==> flow/design.v <==
module CPU
(
    input  logic CLK,
    input  logic RES,
    output logic        IF_REQ,
    output logic [15:0] IF_ADDR,
    input  logic [ 3:0] IF_CODE,
    input  logic        IF_RDY,
    output logic        DM_REQ,
    output logic        DM_WRITE,
    output logic [14:0] DM_ADDR,
    output logic [ 7:0] DM_WDATA,
    input  logic [ 7:0] DM_RDATA,
    input  logic        DM_RDY,
    output logic        IO_REQ,
    output logic        IO_WRITE,
    output logic [ 1:0] IO_ADDR,
    output logic [ 7:0] IO_WDATA,
    input  logic [ 7:0] IO_RDATA,
    input  logic        IO_RDY
);
logic slot;
assign slot = IF_RDY & DM_RDY & IO_RDY;
logic        if_do;
logic        if_do_dphase;
logic [15:0] if_addr;  
logic [ 3:0] if_code;
logic [ 3:0] if_code_keep;
assign IF_REQ  = if_do & slot;
assign IF_ADDR = if_addr;
always_ff @(posedge CLK, posedge RES)
begin
    if (RES)
        if_do_dphase <= 1'b0;
    else if (IF_REQ & IF_RDY)
        if_do_dphase <= 1'b1;
    else if (IF_RDY)
        if_do_dphase <= 1'b0;
end
always_ff @(posedge CLK, posedge RES)
begin
    if (RES)
        if_code_keep <= 4'hf;
    else if (if_do_dphase & IF_RDY)
        if_code_keep <= IF_CODE;    
end
assign if_code = (if_do_dphase & IF_RDY)? IF_CODE : if_code_keep;
logic        dr_do;
logic        dr_do_dphase;
logic        dw_do;
logic [14:0] dm_addr;
logic [ 7:0] dw_data;
logic [ 7:0] dr_data;
logic [ 7:0] dr_data_keep;
assign DM_REQ   = (dr_do | dw_do) & slot;
assign DM_WRITE = dw_do;
assign DM_ADDR  = dm_addr;
assign DM_WDATA = dw_data;
always_ff @(posedge CLK, posedge RES)
begin
    if (RES)
        dr_do_dphase <= 1'b0;
    else if (DM_REQ & ~DM_WRITE & DM_RDY)
        dr_do_dphase <= 1'b1;
    else if (DM_RDY)
        dr_do_dphase <= 1'b0;
end
always_ff @(posedge CLK, posedge RES)
begin
    if (RES)
        dr_data_keep <= 8'h00;
    else if (dr_do_dphase & DM_RDY)
        dr_data_keep <= DM_RDATA;    
end
assign dr_data = (dr_do_dphase & DM_RDY)? DM_RDATA : dr_data_keep;
logic       ir_do;
logic       iw_do;
logic       ir_do_dphase;
logic [7:0] iw_data;
logic [7:0] ir_data;
logic [7:0] ir_data_keep;
logic [1:0] io_addr;
always_ff @(posedge CLK, posedge RES)
begin
    if (RES)
        ir_do_dphase <= 1'b0;
    else if (IO_REQ & ~IO_WRITE & IO_RDY)
        ir_do_dphase <= 1'b1;
    else if (slot)
        ir_do_dphase <= 1'b0;
end
assign IO_REQ   = (ir_do | iw_do) & slot;
assign IO_WRITE = iw_do;
assign IO_ADDR  = io_addr;
assign IO_WDATA = iw_data;
always_ff @(posedge CLK, posedge RES)
begin
    if (RES)
        ir_data_keep <= 8'h00;
    else if (ir_do_dphase & IO_RDY)
        ir_data_keep <= IO_RDATA;    
end
assign ir_data = (ir_do_dphase & IO_RDY)? IO_RDATA : ir_data_keep;
logic [15:0] pc;   
logic        pc_clr;
logic        pc_inc;
logic        pc_dec;
logic        pc_inc2;
logic        pc_dec2;
always_ff @(posedge CLK, posedge RES)
begin
    if (RES)
        pc <= 16'h0000;
    else if (pc_clr & slot)
        pc <= 16'h0000;
    else if (pc_inc & slot)
        pc <= pc + 16'h0001;
    else if (pc_dec & slot)
        pc <= pc - 16'h0001;
    else if (pc_inc2 & slot)
        pc <= pc + 16'h0002;
    else if (pc_dec2 & slot)
        pc <= pc - 16'h0002;
end
assign if_addr = pc;
logic [14:0] ptr;  
logic        ptr_clr;
logic        ptr_inc;
logic        ptr_dec;
logic        ptr_end;
always_ff @(posedge CLK, posedge RES)
begin
    if (RES)
        ptr <= 15'h0000;
    else if (ptr_clr & slot)
        ptr <= 15'h0000;
    else if (ptr_inc & slot)
        ptr <= ptr + 15'h0001;
    else if (ptr_dec & slot)
        ptr <= ptr - 15'h0001;
end
assign dm_addr = ptr;
assign ptr_end      = (ptr == 15'h001d);
logic [15:0] indent;
logic        indent_clr;
logic        indent_inc;
logic        indent_dec;
logic        indent_zero;
logic        indent_plus;
always_ff @(posedge CLK, posedge RES)
begin
    if (RES)
        indent <= 16'h0000;
    else if (indent_clr & slot)
        indent <= 16'h0000;
    else if (indent_inc & slot)
        indent <= indent + 16'h0001;
    else if (indent_dec & slot)
        indent <= indent - 16'h0001;
end
assign indent_zero = (indent == 16'h0000);
assign indent_plus = ~indent[15] & (|indent[14:0]);
logic [3:0] alufunc;
logic [7:0] aluinx;
logic [7:0] aluout;
logic       aluzero;
logic       aluinx_dr;
logic       aluinx_ir;
assign aluinx = (aluinx_dr)? dr_data
              : (aluinx_ir)? ir_data
              : 8'h00;
always_comb
begin
    case (alufunc)
        4'h0 : aluout = 8'h00;
        4'h1 : aluout = aluinx;
        4'h2  : aluout = aluinx + 8'h01;
        4'h3  : aluout = aluinx - 8'h01;
        default       : aluout = 8'h00;
    endcase
end
assign aluzero = (aluout == 8'h00);
assign dw_data = aluout;
assign iw_data = aluout;
logic [4:0] state;
logic [4:0] state_next;
logic [3:0] seq;
logic       seq_clr;
logic       seq_inc;
always_ff @(posedge CLK, posedge RES)
begin
    if (RES)
        state <= 5'h00;
    else if (slot)
        state <= state_next;
end
always_ff @(posedge CLK, posedge RES)
begin
    if (RES)
        seq <= 4'h0;
    else if (seq_clr & slot)
        seq <= 4'h0;
    else if (seq_inc & slot)
        seq <= seq + 4'h1;
end
always @*
begin
    state_next = 5'h00;
    seq_clr    = 1'b0;
    seq_inc    = 1'b0;
    if_do   = 1'b0;
    pc_clr  = 1'b0;
    pc_inc  = 1'b0;
    pc_dec  = 1'b0;
    pc_inc2 = 1'b0;
    pc_dec2 = 1'b0;
    ptr_clr = 1'b0;
    ptr_inc = 1'b0;
    ptr_dec = 1'b0;
    dr_do = 1'b0;
    dw_do = 1'b0;
    ir_do = 1'b0;
    iw_do = 1'b0;
    io_addr = 2'b00;
    indent_clr = 1'b0;
    indent_inc = 1'b0;
    indent_dec = 1'b0;
    alufunc   = 4'h0;
    aluinx_dr = 1'b0;
    aluinx_ir = 1'b0;
    casez ({state, seq})
        {5'h00, 4'h0} :
        begin
            pc_clr     = 1'b1;
            ptr_clr    = 1'b1;
            indent_clr = 1'b1;
            seq_inc    = 1'b1;
            state_next = 5'h00;
        end
        {5'h00, 4'h1} :
        begin
            if (ptr_end)
            begin
                dw_do   = 1'b1;
                alufunc = 4'h0;
                ptr_inc = 1'b1;
                seq_inc = 1'b1;
                state_next = 5'h00;
            end
            else
            begin
                dw_do   = 1'b1;
                alufunc = 4'h0;
                ptr_inc = 1'b1;
                state_next = 5'h00;
            end
        end
        {5'h00, 4'h2} :
        begin
            dr_do = 1'b1;
            seq_inc = 1'b1;
            state_next = 5'h00;
        end
        {5'h00, 4'h3} :
        begin
            aluinx_dr = 1'b1;
            alufunc   = 4'h1;
            iw_do = 1'b1;
            io_addr = 2'b10;
            ptr_inc = 1'b1;
            seq_inc = 1'b1;
            state_next = 5'h00;
        end
        {5'h00, 4'h4} :
        begin
            dr_do = 1'b1;
            seq_inc = 1'b1;
            state_next = 5'h00;
        end
        {5'h00, 4'h5} :
        begin
            aluinx_dr = 1'b1;
            alufunc   = 4'h1;
            iw_do = 1'b1;
            io_addr = 2'b11;
            ptr_clr = 1'b1;
            if_do  = 1'b1;
            pc_inc = 1'b1;
            seq_clr    = 1'b1;
            state_next = 5'h01;
        end
        {5'h01, 4'h0} :
        begin
            case (if_code)
                4'h0, 4'h1 :  
                begin
                    ptr_inc = ~if_code[0];
                    ptr_dec =  if_code[0];
                    if_do  = 1'b1;
                    pc_inc = 1'b1;
                    seq_clr    = 1'b1;
                    state_next = 5'h01;
                end
                4'h2, 4'h3 :
                begin
                    dr_do = 1'b1;
                    seq_inc    = 1'b1;
                    state_next = {1'b1, if_code};                
                end
                4'h4 :
                begin
                    dr_do = 1'b1;
                    seq_inc = 1'b1;
                    state_next = 5'h14;
                end
                4'h5 :
                begin
                    ir_do = 1'b1;
                    seq_inc = 1'b1;
                    state_next = 5'h15;
                end
                4'h6, 4'h7 :
                begin
                    dr_do = 1'b1;
                    seq_inc = 1'b1;
                    state_next = {1'b1, if_code};
                end
                4'h8 :
                begin
                    seq_clr = 1'b1;
                    state_next = 5'h00;
                end
                4'hf :
                begin
                    if_do  = 1'b1;
                    pc_inc = 1'b1;
                    seq_clr    = 1'b1;
                    state_next = 5'h01;
                end
                default :  
                begin
                    if_do  = 1'b1;
                    pc_inc = 1'b1;
                    seq_clr    = 1'b1;
                    state_next = 5'h01;
                end
            endcase        
        end        
        {5'h12, 4'h1}, {5'h13, 4'h1} :
        begin
            aluinx_dr = 1'b1;
            alufunc   = state[3:0];
            dw_do = 1'b1;
            if_do  = 1'b1;
            pc_inc = 1'b1;
            seq_clr    = 1'b1;
            state_next = 5'h01;
        end
        {5'h14, 4'h1} :
        begin
            aluinx_dr = 1'b1;
            alufunc   = 4'h1;
            iw_do = 1'b1;
            if_do  = 1'b1;
            pc_inc = 1'b1;
            seq_clr    = 1'b1;
            state_next = 5'h01;
        end
        {5'h15, 4'h1} :
        begin
            dr_do = 1'b1;
            seq_inc = 1'b1;
            state_next = 5'h15;
        end
        {5'h15, 4'h2} :
        begin
            aluinx_ir = 1'b1;
            alufunc   = 4'h1;
            dw_do = 1'b1;
            if_do  = 1'b1;
            pc_inc = 1'b1;
            seq_clr    = 1'b1;
            state_next = 5'h01;
        end
        {5'h16, 4'h1} :
        begin
            aluinx_dr = 1'b1;
            alufunc = 4'h1;
            if (~aluzero)
            begin
                if_do  = 1'b1;
                pc_inc = 1'b1;
                seq_clr    = 1'b1;
                state_next = 5'h01;
            end
            else
            begin
                if_do  = 1'b1;
                pc_inc = 1'b1;
                indent_clr = 1'b1;
                seq_inc = 1'b1;
                state_next = 5'h16;
            end
        end
        {5'h16, 4'h2} :
        begin
            if (indent_zero && (if_code == 4'h7))
            begin
                if_do  = 1'b1;
                pc_inc = 1'b1;
                seq_clr    = 1'b1;
                state_next = 5'h01;
            end
            else if (indent_plus && (if_code == 4'h7))
            begin
                indent_dec = 1'b1;
                if_do  = 1'b1;
                pc_inc = 1'b1;
                state_next = 5'h16;
            end
            else if (if_code == 4'h6)
            begin
                indent_inc = 1'b1;
                if_do  = 1'b1;
                pc_inc = 1'b1;
                state_next = 5'h16;
            end
            else
            begin
                if_do  = 1'b1;
                pc_inc = 1'b1;
                state_next = 5'h16;
            end                    
        end        
        {5'h17, 4'h1} :
        begin
            aluinx_dr = 1'b1;
            alufunc = 4'h1;
            if (aluzero)
            begin
                if_do  = 1'b1;
                pc_inc = 1'b1;
                seq_clr    = 1'b1;
                state_next = 5'h01;
            end
            else
            begin
                pc_dec2 = 1'b1;
                indent_clr = 1'b1;
                seq_inc = 1'b1;
                state_next = 5'h17;
            end
        end
        {5'h17, 4'h2} :
        begin
            if_do  = 1'b1;
            pc_dec = 1'b1;
            seq_inc = 1'b1;
            state_next = 5'h17;
        end
        {5'h17, 4'h3} :
        begin
            if (indent_zero && (if_code == 4'h6))
            begin
                pc_inc2 = 1'b1;
                seq_inc = 1'b1;
                state_next = 5'h17;
            end
            else if (indent_plus && (if_code == 4'h6))
            begin
                indent_dec = 1'b1;
                if_do  = 1'b1;
                pc_dec = 1'b1;
                state_next = 5'h17;
            end
            else if (if_code == 4'h7)
            begin
                indent_inc = 1'b1;
                if_do  = 1'b1;
                pc_dec = 1'b1;
                state_next = 5'h17;
            end
            else
            begin
                if_do  = 1'b1;
                pc_dec = 1'b1;
                state_next = 5'h17;
            end                    
        end        
        {5'h17, 4'h4} :
        begin
            if_do  = 1'b1;
            pc_inc = 1'b1;
            seq_clr    = 1'b1;
            state_next = 5'h01;
        end
        default :  
        begin
            seq_clr    = 1'b1;
            state_next = 5'h00;
        end
    endcase
end
endmodule
module CACHE
(
    input  logic CLK,
    input  logic RES,
    input  logic        IF_REQ,
    input  logic [15:0] IF_ADDR,
    output logic [ 3:0] IF_CODE,
    output logic        IF_RDY,
    input  logic        DM_REQ,
    input  logic        DM_WRITE,
    input  logic [14:0] DM_ADDR,
    input  logic [ 7:0] DM_WDATA,
    output logic [ 7:0] DM_RDATA,
    output logic        DM_RDY,
    output logic        BUS_REQ,
    output logic        BUS_WRITE,
    output logic [15:0] BUS_ADDR,
    output logic [ 7:0] BUS_WDATA,
    input  logic [ 7:0] BUS_RDATA,
    input  logic        BUS_RDY
);
logic if_slot;  
logic [10:0] ic_a0;  
logic [10:0] ic_a1;  
logic [10:0] ic_a2;  
logic [10:0] ic_a3;  
logic [31:0] ic_d0;  
logic [31:0] ic_d1;  
logic [31:0] ic_d2;  
logic [31:0] ic_d3;  
logic        ic_v0;  
logic        ic_v1;  
logic        ic_v2;  
logic        ic_v3;  
logic        if_hit;
logic        if_hit_dphase;
logic [ 4:0] if_hit_dphase_addr;  
assign if_hit = IF_REQ & ic_v0 & (IF_ADDR[4:3] == 2'b00) & (ic_a0 == IF_ADDR[15:5])
              | IF_REQ & ic_v1 & (IF_ADDR[4:3] == 2'b01) & (ic_a1 == IF_ADDR[15:5])
              | IF_REQ & ic_v2 & (IF_ADDR[4:3] == 2'b10) & (ic_a2 == IF_ADDR[15:5])
              | IF_REQ & ic_v3 & (IF_ADDR[4:3] == 2'b11) & (ic_a3 == IF_ADDR[15:5]);
always_ff @(posedge CLK, posedge RES)
begin
    if (RES)
    begin
        if_hit_dphase      <= 1'b0;
        if_hit_dphase_addr <= 5'b00_000;
    end
    else if (if_hit & if_slot)
    begin
        if_hit_dphase      <= 1'b1;
        if_hit_dphase_addr <= IF_ADDR[4:0];
    end
    else if (if_slot)
    begin
        if_hit_dphase      <= 1'b0;
        if_hit_dphase_addr <= 5'b00_000;
    end
end    
logic        if_mis_req;
logic [15:0] if_mis_req_addr;  
logic        if_mis_dphase;
logic [15:0] if_mis_dphase_addr;
logic [31:0] if_mis_dphase_rdata;
assign if_mis_req = IF_REQ & ~if_hit;
assign if_mis_req_addr = {1'b0, IF_ADDR[15:1]};
always_ff @(posedge CLK, posedge RES)
begin
    if (RES)
    begin
        if_mis_dphase      <= 1'b0;
        if_mis_dphase_addr <= 16'h0000;
    end
    else if (if_mis_req & if_slot)
    begin
        if_mis_dphase      <= 1'b1;
        if_mis_dphase_addr <= IF_ADDR[15:0];        
    end
    else if (if_slot)
    begin
        if_mis_dphase      <= 1'b0;
        if_mis_dphase_addr <= 16'h0000;
    end
end
always_ff @(posedge CLK, posedge RES)
begin
    if (RES)
    begin
        ic_v0 <= 1'b0;
        ic_v1 <= 1'b0;
        ic_v2 <= 1'b0;
        ic_v3 <= 1'b0;
    end
    else if (if_mis_req & if_slot & (IF_ADDR[4:3] == 2'b00))
        ic_v0 <= 1'b1;
    else if (if_mis_req & if_slot & (IF_ADDR[4:3] == 2'b01))
        ic_v1 <= 1'b1;
    else if (if_mis_req & if_slot & (IF_ADDR[4:3] == 2'b10))
        ic_v2 <= 1'b1;
    else if (if_mis_req & if_slot & (IF_ADDR[4:3] == 2'b11))
        ic_v3 <= 1'b1;
end
always_ff @(posedge CLK, posedge RES)
begin
    if (RES)
    begin
        ic_a0 <= 11'h000;
        ic_a1 <= 11'h000;
        ic_a2 <= 11'h000;
        ic_a3 <= 11'h000;
    end
    else if (if_mis_req & if_slot & (IF_ADDR[4:3] == 2'b00))
        ic_a0 <= IF_ADDR[15:5];
    else if (if_mis_req & if_slot & (IF_ADDR[4:3] == 2'b01))
        ic_a1 <= IF_ADDR[15:5];
    else if (if_mis_req & if_slot & (IF_ADDR[4:3] == 2'b10))
        ic_a2 <= IF_ADDR[15:5];
    else if (if_mis_req & if_slot & (IF_ADDR[4:3] == 2'b11))
        ic_a3 <= IF_ADDR[15:5];
end
always_ff @(posedge CLK, posedge RES)
begin
    if (RES)
    begin
        ic_d0 <= 32'h00000000;
        ic_d1 <= 32'h00000000;
        ic_d2 <= 32'h00000000;
        ic_d3 <= 32'h00000000;
    end
    else if (if_mis_dphase & if_slot & (if_mis_dphase_addr[4:3] == 2'b00))
        ic_d0 <= if_mis_dphase_rdata;
    else if (if_mis_dphase & if_slot & (if_mis_dphase_addr[4:3] == 2'b01))
        ic_d1 <= if_mis_dphase_rdata;
    else if (if_mis_dphase & if_slot & (if_mis_dphase_addr[4:3] == 2'b10))
        ic_d2 <= if_mis_dphase_rdata;
    else if (if_mis_dphase & if_slot & (if_mis_dphase_addr[4:3] == 2'b11))
        ic_d3 <= if_mis_dphase_rdata;
end
logic [3:0] ic_d0_out;
logic [3:0] ic_d1_out;
logic [3:0] ic_d2_out;
logic [3:0] ic_d3_out;
always @*
begin
    case (if_hit_dphase_addr[2:0])
        3'b000  : ic_d0_out = ic_d0[ 3: 0];
        3'b001  : ic_d0_out = ic_d0[ 7: 4];
        3'b010  : ic_d0_out = ic_d0[11: 8];
        3'b011  : ic_d0_out = ic_d0[15:12];
        3'b100  : ic_d0_out = ic_d0[19:16];
        3'b101  : ic_d0_out = ic_d0[23:20];
        3'b110  : ic_d0_out = ic_d0[27:24];
        3'b111  : ic_d0_out = ic_d0[31:28];
        default : ic_d0_out = 4'b1111;  
    endcase
end
always @*
begin
    case (if_hit_dphase_addr[2:0])
        3'b000  : ic_d1_out = ic_d1[ 3: 0];
        3'b001  : ic_d1_out = ic_d1[ 7: 4];
        3'b010  : ic_d1_out = ic_d1[11: 8];
        3'b011  : ic_d1_out = ic_d1[15:12];
        3'b100  : ic_d1_out = ic_d1[19:16];
        3'b101  : ic_d1_out = ic_d1[23:20];
        3'b110  : ic_d1_out = ic_d1[27:24];
        3'b111  : ic_d1_out = ic_d1[31:28];
        default : ic_d1_out = 4'b1111;  
    endcase
end
always @*
begin
    case (if_hit_dphase_addr[2:0])
        3'b000  : ic_d2_out = ic_d2[ 3: 0];
        3'b001  : ic_d2_out = ic_d2[ 7: 4];
        3'b010  : ic_d2_out = ic_d2[11: 8];
        3'b011  : ic_d2_out = ic_d2[15:12];
        3'b100  : ic_d2_out = ic_d2[19:16];
        3'b101  : ic_d2_out = ic_d2[23:20];
        3'b110  : ic_d2_out = ic_d2[27:24];
        3'b111  : ic_d2_out = ic_d2[31:28];
        default : ic_d2_out = 4'b1111;  
    endcase
end
always @*
begin
    case (if_hit_dphase_addr[2:0])
        3'b000  : ic_d3_out = ic_d3[ 3: 0];
        3'b001  : ic_d3_out = ic_d3[ 7: 4];
        3'b010  : ic_d3_out = ic_d3[11: 8];
        3'b011  : ic_d3_out = ic_d3[15:12];
        3'b100  : ic_d3_out = ic_d3[19:16];
        3'b101  : ic_d3_out = ic_d3[23:20];
        3'b110  : ic_d3_out = ic_d3[27:24];
        3'b111  : ic_d3_out = ic_d3[31:28];
        default : ic_d3_out = 4'b1111;  
    endcase
end
always @*
begin
    if (if_hit_dphase & if_slot)
    begin   
        IF_CODE = (if_hit_dphase_addr[4:3] == 2'b00)? ic_d0_out
                : (if_hit_dphase_addr[4:3] == 2'b01)? ic_d1_out
                : (if_hit_dphase_addr[4:3] == 2'b10)? ic_d2_out
                : (if_hit_dphase_addr[4:3] == 2'b11)? ic_d3_out
                : 4'hf;  
    end
    else if (if_mis_dphase & if_slot)
        IF_CODE = (if_mis_dphase_addr[2:0] == 3'b000)? if_mis_dphase_rdata[ 3: 0]
                : (if_mis_dphase_addr[2:0] == 3'b001)? if_mis_dphase_rdata[ 7: 4]
                : (if_mis_dphase_addr[2:0] == 3'b010)? if_mis_dphase_rdata[11: 8]
                : (if_mis_dphase_addr[2:0] == 3'b011)? if_mis_dphase_rdata[15:12]
                : (if_mis_dphase_addr[2:0] == 3'b100)? if_mis_dphase_rdata[19:16]
                : (if_mis_dphase_addr[2:0] == 3'b101)? if_mis_dphase_rdata[23:20]
                : (if_mis_dphase_addr[2:0] == 3'b110)? if_mis_dphase_rdata[27:24]
                : (if_mis_dphase_addr[2:0] == 3'b111)? if_mis_dphase_rdata[31:28]
                : 4'hf;  
    else
        IF_CODE = 4'hf;  
end
assign IF_RDY = if_slot;
logic dm_slot;  
logic [11:0] dc_a0;  
logic [11:0] dc_a1;  
logic [31:0] dc_d0;  
logic [31:0] dc_d1;  
logic        dc_v0;  
logic        dc_v1;  
logic        dm_hit;
logic        dm_hit_dphase;
logic        dm_hit_dphase_write;
logic [ 2:0] dm_hit_dphase_addr;  
logic [ 7:0] dm_hit_dphase_wdata;
logic [31:0] dm_hit_dphase_update_data0;
logic [31:0] dm_hit_dphase_update_data1;
assign dm_hit = DM_REQ & dc_v0 & ~DM_ADDR[2] & (dc_a0 == DM_ADDR[14:3])
              | DM_REQ & dc_v1 &  DM_ADDR[2] & (dc_a1 == DM_ADDR[14:3]);
always_ff @(posedge CLK, posedge RES)
begin
    if (RES)
    begin
        dm_hit_dphase       <= 1'b0;
        dm_hit_dphase_write <= 1'b0;
        dm_hit_dphase_addr  <= 3'b0_00;
        dm_hit_dphase_wdata <= 8'h00;
    end
    else if (dm_hit & dm_slot)
    begin
        dm_hit_dphase       <= 1'b1;
        dm_hit_dphase_write <= DM_WRITE;
        dm_hit_dphase_addr  <= DM_ADDR[2:0];
        dm_hit_dphase_wdata <= DM_WDATA;
    end
    else if (dm_slot)
    begin
        dm_hit_dphase       <= 1'b0;
        dm_hit_dphase_write <= 1'b0;
        dm_hit_dphase_addr  <= 3'b0_00;
        dm_hit_dphase_wdata <= 8'h00;
    end
end
logic        dm_mis_req;
logic        dm_mis_req_write;
logic [15:0] dm_mis_req_addr;
logic        dm_mis_replace;
logic [15:0] dm_mis_replace_addr;
logic        dm_mis_dphase;
logic [14:0] dm_mis_dphase_addr;
logic        dm_mis_dphase_write;
logic [ 7:0] dm_mis_dphase_wdata;
logic [31:0] dm_mis_dphase_rdata;
logic [31:0] dm_mis_dphase_update_data;
logic [31:0] dm_mis_dphase_writeback_data;
assign dm_mis_req       = DM_REQ & ~dm_hit;
assign dm_mis_req_write = DM_WRITE;
assign dm_mis_req_addr  = {1'b1, DM_ADDR};
assign dm_mis_replace   = dm_mis_req & dc_v0 & ~DM_ADDR[2]
                        | dm_mis_req & dc_v1 &  DM_ADDR[2];    
assign dm_mis_replace_addr = (~DM_ADDR[2])? {1'b1, dc_a0, 1'b0, 2'b00}
                           :                {1'b1, dc_a1, 1'b1, 2'b00};   
always_ff @(posedge CLK, posedge RES)
begin
    if (RES)
    begin
        dm_mis_dphase       <= 1'b0;
        dm_mis_dphase_write <= 1'b0;
        dm_mis_dphase_addr  <= 15'h0000;
        dm_mis_dphase_wdata <= 8'h00;
    end
    else if (dm_mis_req & dm_slot)
    begin
        dm_mis_dphase       <= 1'b1;
        dm_mis_dphase_write <= dm_mis_req_write;
        dm_mis_dphase_addr  <= DM_ADDR;
        dm_mis_dphase_wdata <= DM_WDATA;
    end
    else if (dm_slot)
    begin
        dm_mis_dphase       <= 1'b0;
        dm_mis_dphase_write <= 1'b0;
        dm_mis_dphase_addr  <= 15'h0000;
        dm_mis_dphase_wdata <= 8'h00;
    end
end
always_ff @(posedge CLK, posedge RES)
begin
    if (RES)
    begin
        dc_v0 <= 1'b0;
        dc_v1 <= 1'b0;
    end
    else if (dm_mis_req & dm_slot & ~DM_ADDR[2])
        dc_v0 <= 1'b1;
    else if (dm_mis_req & dm_slot &  DM_ADDR[2])
        dc_v1 <= 1'b1;
end
always_ff @(posedge CLK, posedge RES)
begin
    if (RES)
    begin
        dc_a0 <= 12'h000;
        dc_a1 <= 12'h000;
    end
    else if (dm_mis_req & dm_slot & ~DM_ADDR[2])
        dc_a0 <= DM_ADDR[14:3];
    else if (dm_mis_req & dm_slot &  DM_ADDR[2])
        dc_a1 <= DM_ADDR[14:3];
end
always_ff @(posedge CLK, posedge RES)
begin
    if (RES)
    begin
        dc_d0 <= 32'h00000000;
        dc_d1 <= 32'h00000000;
    end
    else if (dm_hit_dphase & dm_hit_dphase_write & dm_slot & ~dm_hit_dphase_addr[2])
        dc_d0 <= dm_hit_dphase_update_data0;
    else if (dm_hit_dphase & dm_hit_dphase_write & dm_slot &  dm_hit_dphase_addr[2])
        dc_d1 <= dm_hit_dphase_update_data1;
    else if (dm_mis_dphase & dm_mis_dphase_write & dm_slot & ~dm_mis_dphase_addr[2])
        dc_d0 <= dm_mis_dphase_update_data;
    else if (dm_mis_dphase & dm_mis_dphase_write & dm_slot &  dm_mis_dphase_addr[2])
        dc_d1 <= dm_mis_dphase_update_data;
    else if (dm_mis_dphase & dm_slot & ~dm_mis_dphase_addr[2])
        dc_d0 <= dm_mis_dphase_rdata;
    else if (dm_mis_dphase & dm_slot &  dm_mis_dphase_addr[2])
        dc_d1 <= dm_mis_dphase_rdata;
end
always @*
begin
    dm_hit_dphase_update_data0 = dc_d0;  
    if (dm_hit_dphase_addr[1:0] == 2'b00) dm_hit_dphase_update_data0[ 7: 0] = dm_hit_dphase_wdata;
    if (dm_hit_dphase_addr[1:0] == 2'b01) dm_hit_dphase_update_data0[15: 8] = dm_hit_dphase_wdata;
    if (dm_hit_dphase_addr[1:0] == 2'b10) dm_hit_dphase_update_data0[23:16] = dm_hit_dphase_wdata;
    if (dm_hit_dphase_addr[1:0] == 2'b11) dm_hit_dphase_update_data0[31:24] = dm_hit_dphase_wdata;
end
always @*
begin
    dm_hit_dphase_update_data1 = dc_d1;  
    if (dm_hit_dphase_addr[1:0] == 2'b00) dm_hit_dphase_update_data1[ 7: 0] = dm_hit_dphase_wdata;
    if (dm_hit_dphase_addr[1:0] == 2'b01) dm_hit_dphase_update_data1[15: 8] = dm_hit_dphase_wdata;
    if (dm_hit_dphase_addr[1:0] == 2'b10) dm_hit_dphase_update_data1[23:16] = dm_hit_dphase_wdata;
    if (dm_hit_dphase_addr[1:0] == 2'b11) dm_hit_dphase_update_data1[31:24] = dm_hit_dphase_wdata;
end
always @*
begin
    dm_mis_dphase_update_data = dm_mis_dphase_rdata;
    if (dm_mis_dphase_addr[1:0] == 2'b00) dm_mis_dphase_update_data[ 7: 0] = dm_mis_dphase_wdata;
    if (dm_mis_dphase_addr[1:0] == 2'b01) dm_mis_dphase_update_data[15: 8] = dm_mis_dphase_wdata;
    if (dm_mis_dphase_addr[1:0] == 2'b10) dm_mis_dphase_update_data[23:16] = dm_mis_dphase_wdata;
    if (dm_mis_dphase_addr[1:0] == 2'b11) dm_mis_dphase_update_data[31:24] = dm_mis_dphase_wdata;
end
always @*
begin
    if (dm_hit_dphase & ~dm_hit_dphase_write & dm_slot)
        DM_RDATA = (dm_hit_dphase_addr[2:0] == 3'b0_00)? dc_d0[ 7: 0]
                 : (dm_hit_dphase_addr[2:0] == 3'b0_01)? dc_d0[15: 8]
                 : (dm_hit_dphase_addr[2:0] == 3'b0_10)? dc_d0[23:16]
                 : (dm_hit_dphase_addr[2:0] == 3'b0_11)? dc_d0[31:24]
                 : (dm_hit_dphase_addr[2:0] == 3'b1_00)? dc_d1[ 7: 0]
                 : (dm_hit_dphase_addr[2:0] == 3'b1_01)? dc_d1[15: 8]
                 : (dm_hit_dphase_addr[2:0] == 3'b1_10)? dc_d1[23:16]
                 : (dm_hit_dphase_addr[2:0] == 3'b1_11)? dc_d1[31:24]
                 : 8'h00;
    else if (dm_mis_dphase & ~dm_mis_dphase_write & dm_slot)
        DM_RDATA = (dm_mis_dphase_addr[1:0] == 2'b00)? dm_mis_dphase_rdata[ 7: 0]
                 : (dm_mis_dphase_addr[1:0] == 2'b01)? dm_mis_dphase_rdata[15: 8]
                 : (dm_mis_dphase_addr[1:0] == 2'b10)? dm_mis_dphase_rdata[23:16]
                 : (dm_mis_dphase_addr[1:0] == 2'b11)? dm_mis_dphase_rdata[31:24]
                 : 8'h00;
    else
        DM_RDATA = 8'h00;
end
assign dm_mis_dphase_writeback_data
    = (dm_mis_req & dm_hit_dphase & ~dm_mis_req_addr[2] & ~dm_hit_dphase_addr[2])? dm_hit_dphase_update_data0
    : (dm_mis_req & dm_hit_dphase &  dm_mis_req_addr[2] &  dm_hit_dphase_addr[2])? dm_hit_dphase_update_data1
    : (dm_mis_req & ~dm_mis_req_addr[2])? dc_d0
    : (dm_mis_req &  dm_mis_req_addr[2])? dc_d1
    : (dm_mis_dphase                   )? dm_mis_dphase_update_data  
    : 32'h00000000;
assign DM_RDY = dm_slot;
logic        bus_req_inst;
logic        bus_req_data;
logic        bus_req_read;
logic        bus_req_wrte;
logic [15:0] bus_req_addr;
logic        bus_req_repl;
logic [15:0] bus_req_repl_addr;
logic [31:0] bus_req_wdata;
logic        bus_rdy;
logic [31:0] bus_rdy_rdata;
logic        if_mis_req_pend;
logic [15:0] if_mis_req_addr_pend;
assign bus_req_inst = (if_mis_req | if_mis_req_pend) & ~dm_mis_req;  
assign bus_req_data = dm_mis_req;
assign bus_req_read = dm_mis_req & ~dm_mis_req_write;
assign bus_req_wrte = dm_mis_req &  dm_mis_req_write;
assign bus_req_repl = dm_mis_replace;
assign bus_req_addr = (dm_mis_req     )? dm_mis_req_addr
                    : (if_mis_req_pend)? if_mis_req_addr_pend
                    : (if_mis_req     )? if_mis_req_addr
                    : 16'h0000;
assign bus_req_repl_addr = dm_mis_replace_addr;
assign bus_req_wdata = dm_mis_dphase_writeback_data;
assign if_mis_dphase_rdata = bus_rdy_rdata;
assign dm_mis_dphase_rdata = bus_rdy_rdata;
logic        bus_inst;
logic        bus_read;
logic        bus_wrte;
logic        bus_repl;
logic [15:0] bus_repl_addr;
logic [15:0] bus_pend_addr;
logic [31:0] bus_pend_wdata;
logic [31:0] bus_pend_rdata;
logic [ 2:0] bus_count;
logic        bus_count_end;
logic        bus_count_0123;
always_ff @(posedge CLK, posedge RES)
begin
    if (RES)
        bus_count <= 3'b000;
    else if (bus_req_inst & BUS_RDY)
        bus_count <= 3'b101;
    else if ((bus_req_read | bus_req_wrte) &  bus_req_repl & BUS_RDY)
        bus_count <= 3'b001;
    else if ((bus_req_read | bus_req_wrte) & ~bus_req_repl & BUS_RDY)
        bus_count <= 3'b101;
    else if (bus_count_end & BUS_RDY)
        bus_count <= bus_count;
    else if ((|bus_count) & BUS_RDY)
        bus_count <= bus_count + 3'b001;
end
assign bus_count_end  = (bus_count == 3'b000);
assign bus_count_0123 = ~bus_count[2];
always_ff @(posedge CLK, posedge RES)
begin
    if (RES)
        bus_inst <= 1'b0; 
    else if (bus_req_inst & BUS_RDY)
        bus_inst <= 1'b1; 
    else if (bus_count_end & BUS_RDY)
        bus_inst <= 1'b0; 
end
always_ff @(posedge CLK, posedge RES)
begin
    if (RES)
        bus_read <= 1'b0; 
    else if (bus_req_read & BUS_RDY)
        bus_read <= 1'b1; 
    else if (bus_count_end & BUS_RDY)
        bus_read <= 1'b0; 
end
always_ff @(posedge CLK, posedge RES)
begin
    if (RES)
        bus_wrte <= 1'b0; 
    else if (bus_req_wrte & BUS_RDY)
        bus_wrte <= 1'b1; 
    else if (bus_count_end & BUS_RDY)
        bus_wrte <= 1'b0; 
end
always_ff @(posedge CLK, posedge RES)
begin
    if (RES)
    begin
        bus_repl      <= 1'b0; 
        bus_repl_addr <= 16'h0000;
    end
    else if ((bus_req_read | bus_req_wrte) & BUS_RDY)
    begin
        bus_repl      <= bus_req_repl; 
        bus_repl_addr <= bus_req_repl_addr;
    end
    else if (bus_count_end & BUS_RDY)
    begin
        bus_repl      <= 1'b0; 
        bus_repl_addr <= 16'h0000;
    end
end
always_ff @(posedge CLK, posedge RES)
begin
    if (RES)
        bus_pend_addr <= 16'h0000;
    else if ((bus_req_inst | bus_req_read | bus_req_wrte) & BUS_RDY)
        bus_pend_addr <= bus_req_addr;
end
always_ff @(posedge CLK, posedge RES)
begin
    if (RES)
        bus_pend_wdata <= 32'h00000000;
    else if ((bus_req_read | bus_req_wrte) & BUS_RDY)
        bus_pend_wdata <= bus_req_wdata;
end
assign BUS_REQ = bus_req_inst | bus_req_read | bus_req_wrte
               | ((bus_inst | bus_read | bus_wrte) & ~bus_count_end);
assign BUS_WRITE = ((bus_req_read | bus_req_wrte) & bus_req_repl)? 1'b1
                 : (bus_req_inst  | bus_inst                    )? 1'b0
                 : ((bus_read | bus_wrte) & bus_count_0123)? 1'b1
                 : 1'b0;
assign BUS_ADDR
    = ((bus_req_read | bus_req_wrte) & ~bus_req_repl)? {bus_req_addr [15:2]    , 2'b00}
    : ((bus_req_read | bus_req_wrte) &  bus_req_repl)? {bus_req_repl_addr[15:2], 2'b00}
    : (bus_req_inst                                 )? {bus_req_addr[15:2]     , 2'b00}
    : ((bus_read | bus_wrte) & bus_count_0123)? {bus_repl_addr[15:2], bus_count[1:0]}
    : ((bus_read | bus_wrte)                 )? {bus_pend_addr[15:2], bus_count[1:0]}
    : (bus_inst                              )? {bus_pend_addr[15:2], bus_count[1:0]}
    : 16'h0000;
always @*
begin
    if (bus_req_read | bus_req_wrte)
    begin
        BUS_WDATA = bus_req_wdata[7:0];
    end
    else if (bus_read | bus_wrte)
    begin
        BUS_WDATA = (bus_count == 3'b001)? bus_pend_wdata[15: 8]
                  : (bus_count == 3'b010)? bus_pend_wdata[23:16]
                  : (bus_count == 3'b011)? bus_pend_wdata[31:24]
                  : 8'h00;
    end
    else
    begin
        BUS_WDATA = 8'h00;
    end
end
always_ff @(posedge CLK, posedge RES)
begin
    if (RES)
        bus_pend_rdata <= 32'h00000000;
    else if (bus_inst & BUS_RDY)
    begin
        if (bus_count == 3'b101)
            bus_pend_rdata[ 7: 0] <= BUS_RDATA;
        else if (bus_count == 3'b110)
            bus_pend_rdata[15: 8] <= BUS_RDATA;
        else if (bus_count == 3'b111)
            bus_pend_rdata[23:16] <= BUS_RDATA;
        else if (bus_count == 3'b000)
            bus_pend_rdata[31:24] <= BUS_RDATA;
    end
    else if ((bus_read | bus_wrte) & BUS_RDY)
    begin
        if (bus_count == 3'b101)
            bus_pend_rdata[ 7: 0] <= BUS_RDATA;
        else if (bus_count == 3'b110)
            bus_pend_rdata[15: 8] <= BUS_RDATA;
        else if (bus_count == 3'b111)
            bus_pend_rdata[23:16] <= BUS_RDATA;
        else if (bus_count == 3'b000)
            bus_pend_rdata[31:24] <= BUS_RDATA;
    end
end
assign bus_rdy = bus_count_end & BUS_RDY;
assign bus_rdy_rdata = {BUS_RDATA, bus_pend_rdata[23:0]};
always_ff @(posedge CLK, posedge RES)
begin
    if (RES)
    begin
        if_mis_req_pend      <= 1'b0;
        if_mis_req_addr_pend <= 16'h0000;
    end
    else if (if_mis_req & dm_mis_req & bus_rdy)
    begin
        if_mis_req_pend      <= if_mis_req;
        if_mis_req_addr_pend <= if_mis_req_addr;
    end
    else if (if_mis_req_pend & ~dm_mis_req & bus_rdy)
    begin
        if_mis_req_pend      <= 1'b0;
        if_mis_req_addr_pend <= 16'h0000;
    end
end
assign if_slot = bus_rdy & ~if_mis_req_pend;
assign dm_slot = bus_rdy | dm_hit_dphase;
endmodule
module bfcpu_core
(
    input  logic CLK,
    input  logic RES_N,
    output logic        BUS_REQ,
    output logic        BUS_WRITE,
    output logic [15:0] BUS_ADDR,
    output logic [ 7:0] BUS_WDATA,
    input  logic [ 7:0] BUS_RDATA,
    input  logic        BUS_RDY,
    output logic        IO_REQ,
    output logic        IO_WRITE,
    output logic [ 1:0] IO_ADDR,
    output logic [ 7:0] IO_WDATA,
    input  logic [ 7:0] IO_RDATA,
    input  logic        IO_RDY
);
logic        if_req;
logic [15:0] if_addr;
logic [ 3:0] if_code;
logic        if_rdy;
logic        dm_req;
logic        dm_write;
logic [14:0] dm_addr;
logic [ 7:0] dm_wdata;
logic [ 7:0] dm_rdata;
logic        dm_rdy;
CPU U_CPU
(
    .CLK (CLK),
    .RES (~RES_N),
    .IF_REQ  (if_req),
    .IF_ADDR (if_addr),
    .IF_CODE (if_code),
    .IF_RDY  (if_rdy),
    .DM_REQ   (dm_req),
    .DM_WRITE (dm_write),
    .DM_ADDR  (dm_addr),
    .DM_WDATA (dm_wdata),
    .DM_RDATA (dm_rdata),
    .DM_RDY   (dm_rdy),
    .IO_REQ   (IO_REQ),
    .IO_WRITE (IO_WRITE),
    .IO_ADDR  (IO_ADDR),
    .IO_WDATA (IO_WDATA),
    .IO_RDATA (IO_RDATA),
    .IO_RDY   (IO_RDY)
);
CACHE U_CACHE
(
    .CLK (CLK),
    .RES (~RES_N),
    .IF_REQ  (if_req),
    .IF_ADDR (if_addr),
    .IF_CODE (if_code),
    .IF_RDY  (if_rdy),
    .DM_REQ   (dm_req),
    .DM_WRITE (dm_write),
    .DM_ADDR  (dm_addr),
    .DM_WDATA (dm_wdata),
    .DM_RDATA (dm_rdata),
    .DM_RDY   (dm_rdy),
    .BUS_REQ   (BUS_REQ),
    .BUS_WRITE (BUS_WRITE),
    .BUS_ADDR  (BUS_ADDR),
    .BUS_WDATA (BUS_WDATA),
    .BUS_RDATA (BUS_RDATA),
    .BUS_RDY   (BUS_RDY)
);
endmodule
# Reports on bfcpu_core
# Module bfcpu_core before and after one edit of its RTL, step after step.
# "orig" refers to lines of the RTL above, "edited" to lines of the edited file.
# "delta": "edited" minus "orig" as printed here. "rel_change_pct": 100 x difference / "orig".
# Operators: Yosys type, input widths -> output width; for muxes data width and select width s.
# Cell names lack the library's common part.
# Not given: n/a
dict set report inputs {
  top {bfcpu_core}
  clk_port {CLK}
  library {sky130hd}
  lib_corner {tt_025C_1v80}
}

# Edit of the RTL
# Unified diff, file above to edited file.
# A script made this edit. It changes what the design does and was not meant as an optimisation.
# begin of diff
@@ -1147,4 +1147,7 @@
     .IO_RDY   (IO_RDY)
 );
+wire dm_rdy_m, dm_rdy_s;
+wire BUS_WRITE_m, BUS_WRITE_s;
+wire [ 7:0] BUS_WDATA_m, BUS_WDATA_s;
 CACHE U_CACHE
 (
@@ -1160,11 +1163,17 @@
     .DM_WDATA (dm_wdata),
     .DM_RDATA (dm_rdata),
-    .DM_RDY   (dm_rdy),
+    .DM_RDY   (dm_rdy_m),
     .BUS_REQ   (BUS_REQ),
-    .BUS_WRITE (BUS_WRITE),
+    .BUS_WRITE (BUS_WRITE_m),
     .BUS_ADDR  (BUS_ADDR),
-    .BUS_WDATA (BUS_WDATA),
+    .BUS_WDATA (BUS_WDATA_m),
     .BUS_RDATA (BUS_RDATA),
     .BUS_RDY   (BUS_RDY)
 );
+CACHE U_CACHE_alt (.CLK(CLK), .RES(~RES_N), .IF_REQ(if_req), .IF_ADDR(if_addr), .DM_REQ(dm_req),
+    .DM_WRITE(dm_write), .DM_ADDR(~dm_addr), .DM_WDATA(dm_wdata), .DM_RDY(dm_rdy_s),
+    .BUS_WRITE(BUS_WRITE_s), .BUS_WDATA(BUS_WDATA_s), .BUS_RDATA(BUS_RDATA), .BUS_RDY(BUS_RDY));
+assign dm_rdy = dm_rdy_m ^ dm_rdy_s;
+assign BUS_WRITE = BUS_WRITE_m ^ BUS_WRITE_s;
+assign BUS_WDATA = BUS_WDATA_m ^ BUS_WDATA_s;
 endmodule
# end of diff

# Elaborated design
# Yosys after proc, flatten, opt, wreduce and memory -nomap, before mapping. Memory bits, and registers merged into a memory's read port (data or address), are not among the register bits. Print and check cells are not counted.
# item orig edited delta rel_change_pct
set word_totals {}
lappend word_totals {inputBits 20 20 0 0.00}
lappend word_totals {ff_bits 502 737 235 46.81}
lappend word_totals {wordCells 568 819 251 44.19}
lappend word_totals {out_inout_bits 38 38 0 0.00}
# item orig edited delta rel_change_pct
set classes {}
lappend classes {muxes 202 279 77 38.12}
lappend classes {n_addsub 12 13 1 8.33}
lappend classes {reduce_and_logical 68 89 21 30.88}
lappend classes {equal 82 105 23 28.05}
lappend classes {logic 153 253 100 65.36}
# op orig edited delta rel_change_pct
set ops {}
lappend ops {{$and 1x1->1} 112 184 72 64.29}
lappend ops {{$mux 8} 56 94 38 67.86}
lappend ops {{$mux 1} 54 69 15 27.78}
lappend ops {{$mux 32} 15 30 15 100.00}
lappend ops {{$not 1->1} 24 38 14 58.33}
lappend ops {{$or 1x1->1} 17 27 10 58.82}
lappend ops {{$mux 3} 9 18 9 100.00}
lappend ops {{$reduce_bool 2->1} 14 21 7 50.00}
lappend ops {{$eq 2x2->1 const B} 10 14 4 40.00}
lappend ops {{$eq 11x11->1} 4 8 4 100.00}
lappend ops {{$eq 3x3->1 const B} 15 18 3 20.00}
lappend ops {{$reduce_and 2->1} 4 7 3 75.00}
lappend ops {{$eq 3x2->1 const B} 8 10 2 25.00}
lappend ops {{$eq 2x1->1 const B} 5 7 2 40.00}
lappend ops {{$logic_not 2->1} 5 7 2 40.00}
lappend ops {{$reduce_bool 3->1} 4 6 2 50.00}
lappend ops {{$reduce_and 3->1} 3 5 2 66.67}
lappend ops {{$reduce_and 4->1} 3 5 2 66.67}
lappend ops {{$eq 12x12->1} 2 4 2 100.00}
lappend ops {{$ne 2x1->1 const B} 2 4 2 100.00}
lappend ops {{$ne 3x1->1 const B} 2 4 2 100.00}
lappend ops {{$xor 1x1->1} 0 2 2 n/a}
lappend ops {{$eq 3x1->1 const B} 4 5 1 25.00}
lappend ops {{$logic_not 3->1} 4 5 1 25.00}
lappend ops {{$reduce_or 3->1} 3 4 1 33.33}
lappend ops {{$add 3x1->3 const B} 1 2 1 100.00}
lappend ops {{$ne 4x1->1 const B} 1 2 1 100.00}
lappend ops {{$reduce_bool 4->1} 1 2 1 100.00}
# Not every row of either side is listed.

# Logic depth
# Depth = most cells in a row (Yosys ltp): at word level without a register or memory, in the mapped netlist without a sequential cell, where the memories' decode and read muxes count.
# item orig edited delta rel_change_pct
set logic_depth {}
lappend logic_depth {depth_word 33 33 0 0.00}
lappend logic_depth {ABC_AREA 0 0 n/a n/a}
lappend logic_depth {ltp_mapped 24 27 3 12.50}

# After synthesis
# The flow's flattened synthesis, as Yosys stat reports it; memories are mapped. The netlist is that of the ABC_AREA named above (0 if unset); the other value can give another one.
# type orig edited delta rel_change_pct
set by_type {}
lappend by_type {dfrtp_1 475 694 219 46.11}
lappend by_type {clkbuf_1 131 249 118 90.08}
lappend by_type {o21ai_0 135 207 72 53.33}
lappend by_type {nand3_1 50 122 72 144.00}
lappend by_type {nand2_1 242 302 60 24.79}
lappend by_type {a22oi_1 14 72 58 414.29}
lappend by_type {xor2_1 41 86 45 109.76}
lappend by_type {a21oi_1 104 143 39 37.50}
lappend by_type {nor2_1 219 257 38 17.35}
lappend by_type {mux2i_1 200 237 37 18.50}
lappend by_type {xnor2_1 75 112 37 49.33}
lappend by_type {o221ai_1 71 44 -27 -38.03}
lappend by_type {mux2_2 230 251 21 9.13}
lappend by_type {nor2b_1 21 42 21 100.00}
lappend by_type {o22ai_1 21 41 20 95.24}
lappend by_type {nor4_1 20 40 20 100.00}
lappend by_type {and3_1 32 46 14 43.75}
lappend by_type {o2bb2ai_1 6 20 14 233.33}
# Not every row of either side is listed.
# item orig edited delta rel_change_pct
set synth_totals {}
lappend synth_totals {seqArea_um2 11991.5 17471.8 5480.3 45.70}
lappend synth_totals {buf_cells 228 339 111 48.68}
lappend synth_totals {cells 2911 3829 918 31.54}
lappend synth_totals {synth_area_um2 29469.5 38788.5 9319.0 31.62}
lappend synth_totals {flip_flops 479 698 219 45.72}
# By module: a second synthesis without flattening, with its own total; a netlist apart from the flattened one above.
# item orig edited delta rel_change_pct
set hier_totals {}
lappend hier_totals {hier_cells 3089 5294 2205 71.38}
lappend hier_totals {hier_area_um2 29861.1 52052.4 22191.3 74.32}
# Each row is one instance without its submodules.
# module instances cells area_um2
set by_module_orig {}
lappend by_module_orig {CACHE 1 2195 22416.5}
lappend by_module_orig {CPU 1 893 7440.9}
lappend by_module_orig {bfcpu_core 1 1 3.8}
# module instances cells area_um2
set by_module_edited {}
lappend by_module_edited {CACHE 2 2195 22416.5}
lappend by_module_edited {CPU 1 878 7071.8}
lappend by_module_edited {bfcpu_core 1 26 147.6}

# Path before layout
# OpenSTA on the mapped netlist: ideal clock, no wires. The path of least setup slack (recovery checks aside). Input and output delay are each 20% of the period. Register names are those of the netlist, which keeps one name where synthesis merged equal registers.
# item orig edited delta rel_change_pct
set synth_timing {}
lappend synth_timing {path_kind {input to output} {input to output} n/a n/a}
lappend synth_timing {from {input port BUS_RDY} {input port BUS_RDY} n/a n/a}
lappend synth_timing {to {output port BUS_ADDR[15]} {output port BUS_ADDR[11]} n/a n/a}
lappend synth_timing {path_slack_ns 2.117 1.340 -0.777 n/a}
lappend synth_timing {arrival_time_ns 5.883 6.660 0.777 13.21}
lappend synth_timing {required_ns 8.000 8.000 0.000 0.00}
lappend synth_timing {n_path_buf 3 4 1 33.33}
lappend synth_timing {tclk_ns 10.0 10.0 0.0 0.00}
lappend synth_timing {in_delay_ns 2.000 2.000 0.000 0.00}
lappend synth_timing {driving_pins 18 24 6 33.33}
lappend synth_timing {path_delay_ns 3.883 4.660 0.777 20.01}
lappend synth_timing {synth_period_reached_ns 7.883 8.66 0.777 9.86}
# "path_delay_ns" = arrival - input delay + setup time.
# At an output port there is no setup time.
# "driving_pins": output pins that drive a net of the path, with the launching flip-flop's if there is one; two outputs of one cell count as two.
# "synth_period_reached_ns" = period - worst setup slack (recovery checks aside). The figure is calculated, with input and output delays left at 20% of the set period.
# Between the ends stands the longest chain of elaborated cells between them, by number of cells; it is not shown to be the way that was timed. Of several equally long chains one is given.
# A line is the first line of the expression or statement that the cell stems from. Yosys adds cells for indexed reads and writes and turns some case tables into memories.
dict set report synth_via_orig {
  path_cell_list {and3b_1 -> clkbuf_1 -> o2111a_1 -> a221o_1 -> o2bb2ai_1 -> fa_1 -> a211oi_1 -> o21bai_1 -> a21oi_1 -> xor2_1 -> o221ai_2 -> nor3_1 -> nand4b_2 -> o21ai_4 -> o21a_4 -> buf_6 -> buf_4 -> o41ai_1}
  elab_chain_len 26
  cells_between 85
  cone_classes {2 x add/sub; 7 x eq/ne; 18 x mux; 54 x logic; 4 x reduce/logical}
}
# item line
set synth_lines_orig {}
lappend synth_lines_orig {{from (decl)} 1110} ;# input  logic        BUS_RDY,
lappend synth_lines_orig {{$and 1x1->1} 1078} ;# assign bus_rdy = bus_count_end & BUS_RDY;
lappend synth_lines_orig {{$or 1x1->1} 1099} ;# assign dm_slot = bus_rdy | dm_hit_dphase;
lappend synth_lines_orig {{$and 1x1->1} 890} ;# else if (dm_mis_dphase & ~dm_mis_dphase_write & dm_slot)
lappend synth_lines_orig {{$mux 8} 890}
lappend synth_lines_orig {{$mux 8} 880} ;# if (dm_hit_dphase & ~dm_hit_dphase_write & dm_slot)
lappend synth_lines_orig {{$mux 8} 75} ;# assign dr_data = (dr_do_dphase & DM_RDY)? DM_RDATA : dr_data_keep;
lappend synth_lines_orig {{$mux 8} 169} ;# assign aluinx = (aluinx_dr)? dr_data
lappend synth_lines_orig {{[... 12 more ...]} n/a}
lappend synth_lines_orig {{$not 1->1} 569} ;# assign if_mis_req = IF_REQ & ~if_hit;
lappend synth_lines_orig {{$and 1x1->1} 569}
lappend synth_lines_orig {{$or 1x1->1} 919} ;# assign bus_req_inst = (if_mis_req | if_mis_req_pend) & ~dm_mis_req;
lappend synth_lines_orig {{$and 1x1->1} 919}
lappend synth_lines_orig {{$mux 16} 1028} ;# : (bus_req_inst                                 )? {bus_req_addr[15:2]     , 2'b00}
lappend synth_lines_orig {{$mux 16} 1027} ;# : ((bus_req_read | bus_req_wrte) &  bus_req_repl)? {bus_req_repl_addr[15:2], 2'b00}
lappend synth_lines_orig {{$mux 16} 1026} ;# = ((bus_req_read | bus_req_wrte) & ~bus_req_repl)? {bus_req_addr [15:2]    , 2'b00}
lappend synth_lines_orig {{to (decl)} 1107} ;# output logic [15:0] BUS_ADDR,
# Nets of the timed path that keep an RTL name, with a line that drives or declares them; the list need not be complete.
# net line
set synth_named_nets_orig {}
lappend synth_named_nets_orig {U_CPU.dr_data[1] 75}
lappend synth_named_nets_orig {IO_WDATA[6] 174} ;# case (alufunc)
dict set report synth_via_edited {
  path_cell_list {buf_4 -> and3b_1 -> a211oi_2 -> o21a_2 -> buf_4 -> o211ai_1 -> o21a_1 -> nor2b_1 -> o21bai_1 -> ha_1 -> nand2_1 -> o21ai_0 -> o21a_1 -> o21a_1 -> a311oi_1 -> mux2i_1 -> a221o_2 -> inv_2 -> o31a_1 -> buf_4 -> a211oi_4 -> nor3_1 -> buf_2 -> a221o_1}
  elab_chain_len 27
  cells_between 90
  cone_classes {2 x add/sub; 7 x eq/ne; 20 x mux; 57 x logic; 4 x reduce/logical}
}
# item line
set synth_lines_edited {}
lappend synth_lines_edited {{from (decl)} 1110} ;# input  logic        BUS_RDY,
lappend synth_lines_edited {{$and 1x1->1} 1078} ;# assign bus_rdy = bus_count_end & BUS_RDY;
lappend synth_lines_edited {{$or 1x1->1} 1099} ;# assign dm_slot = bus_rdy | dm_hit_dphase;
lappend synth_lines_edited {{$and 1x1->1} 890} ;# else if (dm_mis_dphase & ~dm_mis_dphase_write & dm_slot)
lappend synth_lines_edited {{$mux 8} 890}
lappend synth_lines_edited {{$mux 8} 880} ;# if (dm_hit_dphase & ~dm_hit_dphase_write & dm_slot)
lappend synth_lines_edited {{$mux 8} 75} ;# assign dr_data = (dr_do_dphase & DM_RDY)? DM_RDATA : dr_data_keep;
lappend synth_lines_edited {{$mux 8} 169} ;# assign aluinx = (aluinx_dr)? dr_data
lappend synth_lines_edited {{[... 13 more ...]} n/a}
lappend synth_lines_edited {{$and 1x1->1} 569} ;# assign if_mis_req = IF_REQ & ~if_hit;
lappend synth_lines_edited {{$mux 15} 926} ;# : (if_mis_req     )? if_mis_req_addr
lappend synth_lines_edited {{$mux 16} 925} ;# : (if_mis_req_pend)? if_mis_req_addr_pend
lappend synth_lines_edited {{$mux 16} 924} ;# assign bus_req_addr = (dm_mis_req     )? dm_mis_req_addr
lappend synth_lines_edited {{$mux 16} 1028} ;# : (bus_req_inst                                 )? {bus_req_addr[15:2]     , 2'b00}
lappend synth_lines_edited {{$mux 16} 1027} ;# : ((bus_req_read | bus_req_wrte) &  bus_req_repl)? {bus_req_repl_addr[15:2], 2'b00}
lappend synth_lines_edited {{$mux 16} 1026} ;# = ((bus_req_read | bus_req_wrte) & ~bus_req_repl)? {bus_req_addr [15:2]    , 2'b00}
lappend synth_lines_edited {{to (decl)} 1107} ;# output logic [15:0] BUS_ADDR,
# net line
set synth_named_nets_edited {}
lappend synth_named_nets_edited {U_CPU.dr_data[3] 75}
lappend synth_named_nets_edited {IO_WDATA[7] 174} ;# case (alufunc)

# Worst path after layout
# Path of least setup slack in the final report of each run of pair 1 (OpenROAD, finished layout, wires in). Where an end is a register, its clock arrival counts in the times.
# item orig edited delta rel_change_pct
set layout_timing {}
lappend layout_timing {path_kind {input to output} {input to output} n/a n/a}
lappend layout_timing {from {input port BUS_RDY} {input port BUS_RDY} n/a n/a}
lappend layout_timing {to {output port BUS_ADDR[2]} {output port BUS_ADDR[14]} n/a n/a}
lappend layout_timing {required_ns 7.79 7.79 0.00 0.00}
lappend layout_timing {tclk_ns 9.74 9.74 0.00 0.00}
lappend layout_timing {in_delay_ns 1.95 1.95 0.00 0.00}
lappend layout_timing {path_slack_ns 0.35 0.19 -0.16 n/a}
lappend layout_timing {arrival_time_ns 7.44 7.60 0.16 2.15}
lappend layout_timing {driving_pins 21 26 5 23.81}
lappend layout_timing {n_path_buf 4 7 3 75.00}
# Between the ends stands the longest chain of elaborated cells between them, by number of cells; it is not shown to be the way that was timed. Of several equally long chains one is given.
dict set report layout_via_orig {
  path_cell_list {clkdlybuf4s50_1 -> and3b_1 -> o21ai_2 -> buf_4 -> a22oi_1 -> o31ai_1 -> a21oi_1 -> inv_1 -> ha_1 -> nor2b_1 -> o21ai_0 -> o211ai_1 -> a31oi_1 -> xnor3_1 -> o22ai_2 -> o21ai_4 -> o21a_4 -> buf_4 -> or3_1 -> a41oi_2 -> clkdlybuf4s50_1}
  elab_chain_len 27
  cells_between 87
  cone_classes {2 x add/sub; 7 x eq/ne; 20 x mux; 54 x logic; 4 x reduce/logical}
}
# item line
set layout_lines_orig {}
lappend layout_lines_orig {{from (decl)} 1110} ;# input  logic        BUS_RDY,
lappend layout_lines_orig {{$and 1x1->1} 1078} ;# assign bus_rdy = bus_count_end & BUS_RDY;
lappend layout_lines_orig {{$or 1x1->1} 1099} ;# assign dm_slot = bus_rdy | dm_hit_dphase;
lappend layout_lines_orig {{$and 1x1->1} 890} ;# else if (dm_mis_dphase & ~dm_mis_dphase_write & dm_slot)
lappend layout_lines_orig {{$mux 8} 890}
lappend layout_lines_orig {{$mux 8} 880} ;# if (dm_hit_dphase & ~dm_hit_dphase_write & dm_slot)
lappend layout_lines_orig {{$mux 8} 75} ;# assign dr_data = (dr_do_dphase & DM_RDY)? DM_RDATA : dr_data_keep;
lappend layout_lines_orig {{$mux 8} 169} ;# assign aluinx = (aluinx_dr)? dr_data
lappend layout_lines_orig {{[... 13 more ...]} n/a}
lappend layout_lines_orig {{$and 1x1->1} 569} ;# assign if_mis_req = IF_REQ & ~if_hit;
lappend layout_lines_orig {{$mux 15} 926} ;# : (if_mis_req     )? if_mis_req_addr
lappend layout_lines_orig {{$mux 16} 925} ;# : (if_mis_req_pend)? if_mis_req_addr_pend
lappend layout_lines_orig {{$mux 16} 924} ;# assign bus_req_addr = (dm_mis_req     )? dm_mis_req_addr
lappend layout_lines_orig {{$mux 16} 1028} ;# : (bus_req_inst                                 )? {bus_req_addr[15:2]     , 2'b00}
lappend layout_lines_orig {{$mux 16} 1027} ;# : ((bus_req_read | bus_req_wrte) &  bus_req_repl)? {bus_req_repl_addr[15:2], 2'b00}
lappend layout_lines_orig {{$mux 16} 1026} ;# = ((bus_req_read | bus_req_wrte) & ~bus_req_repl)? {bus_req_addr [15:2]    , 2'b00}
lappend layout_lines_orig {{to (decl)} 1107} ;# output logic [15:0] BUS_ADDR,
# Nets of the timed path that keep an RTL name, with a line that drives or declares them; the list need not be complete.
# net line
set layout_named_nets_orig {}
lappend layout_named_nets_orig {U_CPU.dr_data[5] 75}
dict set report layout_via_edited {
  path_cell_list {clkdlybuf4s50_1 -> buf_12 -> and3b_1 -> a211oi_4 -> o21a_2 -> o211ai_1 -> o21a_1 -> nor2b_1 -> o21bai_1 -> ha_1 -> nand2_1 -> o21ai_0 -> o21a_1 -> o21a_1 -> a311oi_2 -> buf_4 -> mux2i_1 -> a221o_2 -> inv_2 -> o31a_1 -> buf_4 -> a2111oi_4 -> buf_4 -> buf_4 -> a221o_1 -> clkdlybuf4s50_1}
  elab_chain_len 27
  cells_between 90
  cone_classes {2 x add/sub; 7 x eq/ne; 20 x mux; 57 x logic; 4 x reduce/logical}
}
# item line
set layout_lines_edited {}
lappend layout_lines_edited {{from (decl)} 1110} ;# input  logic        BUS_RDY,
lappend layout_lines_edited {{$and 1x1->1} 1078} ;# assign bus_rdy = bus_count_end & BUS_RDY;
lappend layout_lines_edited {{$or 1x1->1} 1099} ;# assign dm_slot = bus_rdy | dm_hit_dphase;
lappend layout_lines_edited {{$and 1x1->1} 890} ;# else if (dm_mis_dphase & ~dm_mis_dphase_write & dm_slot)
lappend layout_lines_edited {{$mux 8} 890}
lappend layout_lines_edited {{$mux 8} 880} ;# if (dm_hit_dphase & ~dm_hit_dphase_write & dm_slot)
lappend layout_lines_edited {{$mux 8} 75} ;# assign dr_data = (dr_do_dphase & DM_RDY)? DM_RDATA : dr_data_keep;
lappend layout_lines_edited {{$mux 8} 169} ;# assign aluinx = (aluinx_dr)? dr_data
lappend layout_lines_edited {{[... 13 more ...]} n/a}
lappend layout_lines_edited {{$and 1x1->1} 569} ;# assign if_mis_req = IF_REQ & ~if_hit;
lappend layout_lines_edited {{$mux 15} 926} ;# : (if_mis_req     )? if_mis_req_addr
lappend layout_lines_edited {{$mux 16} 925} ;# : (if_mis_req_pend)? if_mis_req_addr_pend
lappend layout_lines_edited {{$mux 16} 924} ;# assign bus_req_addr = (dm_mis_req     )? dm_mis_req_addr
lappend layout_lines_edited {{$mux 16} 1028} ;# : (bus_req_inst                                 )? {bus_req_addr[15:2]     , 2'b00}
lappend layout_lines_edited {{$mux 16} 1027} ;# : ((bus_req_read | bus_req_wrte) &  bus_req_repl)? {bus_req_repl_addr[15:2], 2'b00}
lappend layout_lines_edited {{$mux 16} 1026} ;# = ((bus_req_read | bus_req_wrte) & ~bus_req_repl)? {bus_req_addr [15:2]    , 2'b00}
lappend layout_lines_edited {{to (decl)} 1107} ;# output logic [15:0] BUS_ADDR,
# net line
set layout_named_nets_edited {}
lappend layout_named_nets_edited {U_CPU.dr_data[3] 75}

# Flow runs
# Both versions went through the flow (Yosys, OpenROAD) with the same settings in each pair. Constraints: input delay and output delay 20% of the set period each, output load 0.01 pF.
dict set report flow_settings_pair_1 {
  CORE_UTILIZATION 40
  period_ns 9.74
  CAP_MARGIN 20
  CORE_MARGIN 2
  SLEW_MARGIN 20
}
# item orig edited delta rel_change_pct
set measured_pair_1 {}
lappend measured_pair_1 {synth_area_um2 29469.5 38788.5 9319.0 31.62}
lappend measured_pair_1 {period_less_ws_ns 9.390 9.550 0.160 1.70}
lappend measured_pair_1 {finalUtil_pct 44.9 45.3 0.4 n/a}
lappend measured_pair_1 {setup_tns_ns 0.000 0.000 0.000 n/a}
lappend measured_pair_1 {totalPower_mw 7.059 8.907 1.848 26.18}
lappend measured_pair_1 {hold_ws_ns 0.465 0.374 -0.091 n/a}
lappend measured_pair_1 {finish.stdcell_area_um2 32745.2 43653.1 10907.9 33.31}
lappend measured_pair_1 {total_die_area_um2 75861.7 99477.2 23615.5 31.13}
lappend measured_pair_1 {setup_ws_ns 0.350 0.190 -0.160 n/a}
dict set report flow_settings_pair_2 {
  ABC_AREA 0
  CELL_PAD_IN_SITES_DETAIL_PLACEMENT 2
  CORE_ASPECT_RATIO 1.57
  CORE_MARGIN 4
  CORE_UTILIZATION 23
  CTS_CLUSTER_SIZE 80
  GPL_ROUTABILITY_DRIVEN 0
  MAX_ROUTING_LAYER {met5}
  PLACE_DENSITY_LB_ADDON 0.1
  SETUP_SLACK_MARGIN 2.06
  period_ns 11.5
  CAP_MARGIN 20
  SLEW_MARGIN 20
}
# item orig edited delta rel_change_pct
set measured_pair_2 {}
lappend measured_pair_2 {synth_area_um2 29469.5 38788.5 9319.0 31.62}
lappend measured_pair_2 {period_less_ws_ns 9.327 9.496 0.169 1.81}
lappend measured_pair_2 {finalUtil_pct 27.0 27.0 0.0 n/a}
lappend measured_pair_2 {setup_tns_ns 0.000 0.000 0.000 n/a}
lappend measured_pair_2 {totalPower_mw 6.443 7.850 1.407 21.84}
lappend measured_pair_2 {hold_ws_ns 0.471 0.375 -0.096 n/a}
lappend measured_pair_2 {finish.stdcell_area_um2 34294.1 45230.9 10936.8 31.89}
lappend measured_pair_2 {total_die_area_um2 134066.0 175447.0 41381.0 30.87}
lappend measured_pair_2 {setup_ws_ns 2.173 2.004 -0.169 n/a}
# "period_less_ws_ns" = clock period - worst setup slack. The figure is calculated, with input and output delays left at 20% of the set period.
# "totalPower_mw" rests on the timing tool's default activity at the inputs, not on a simulated workload.
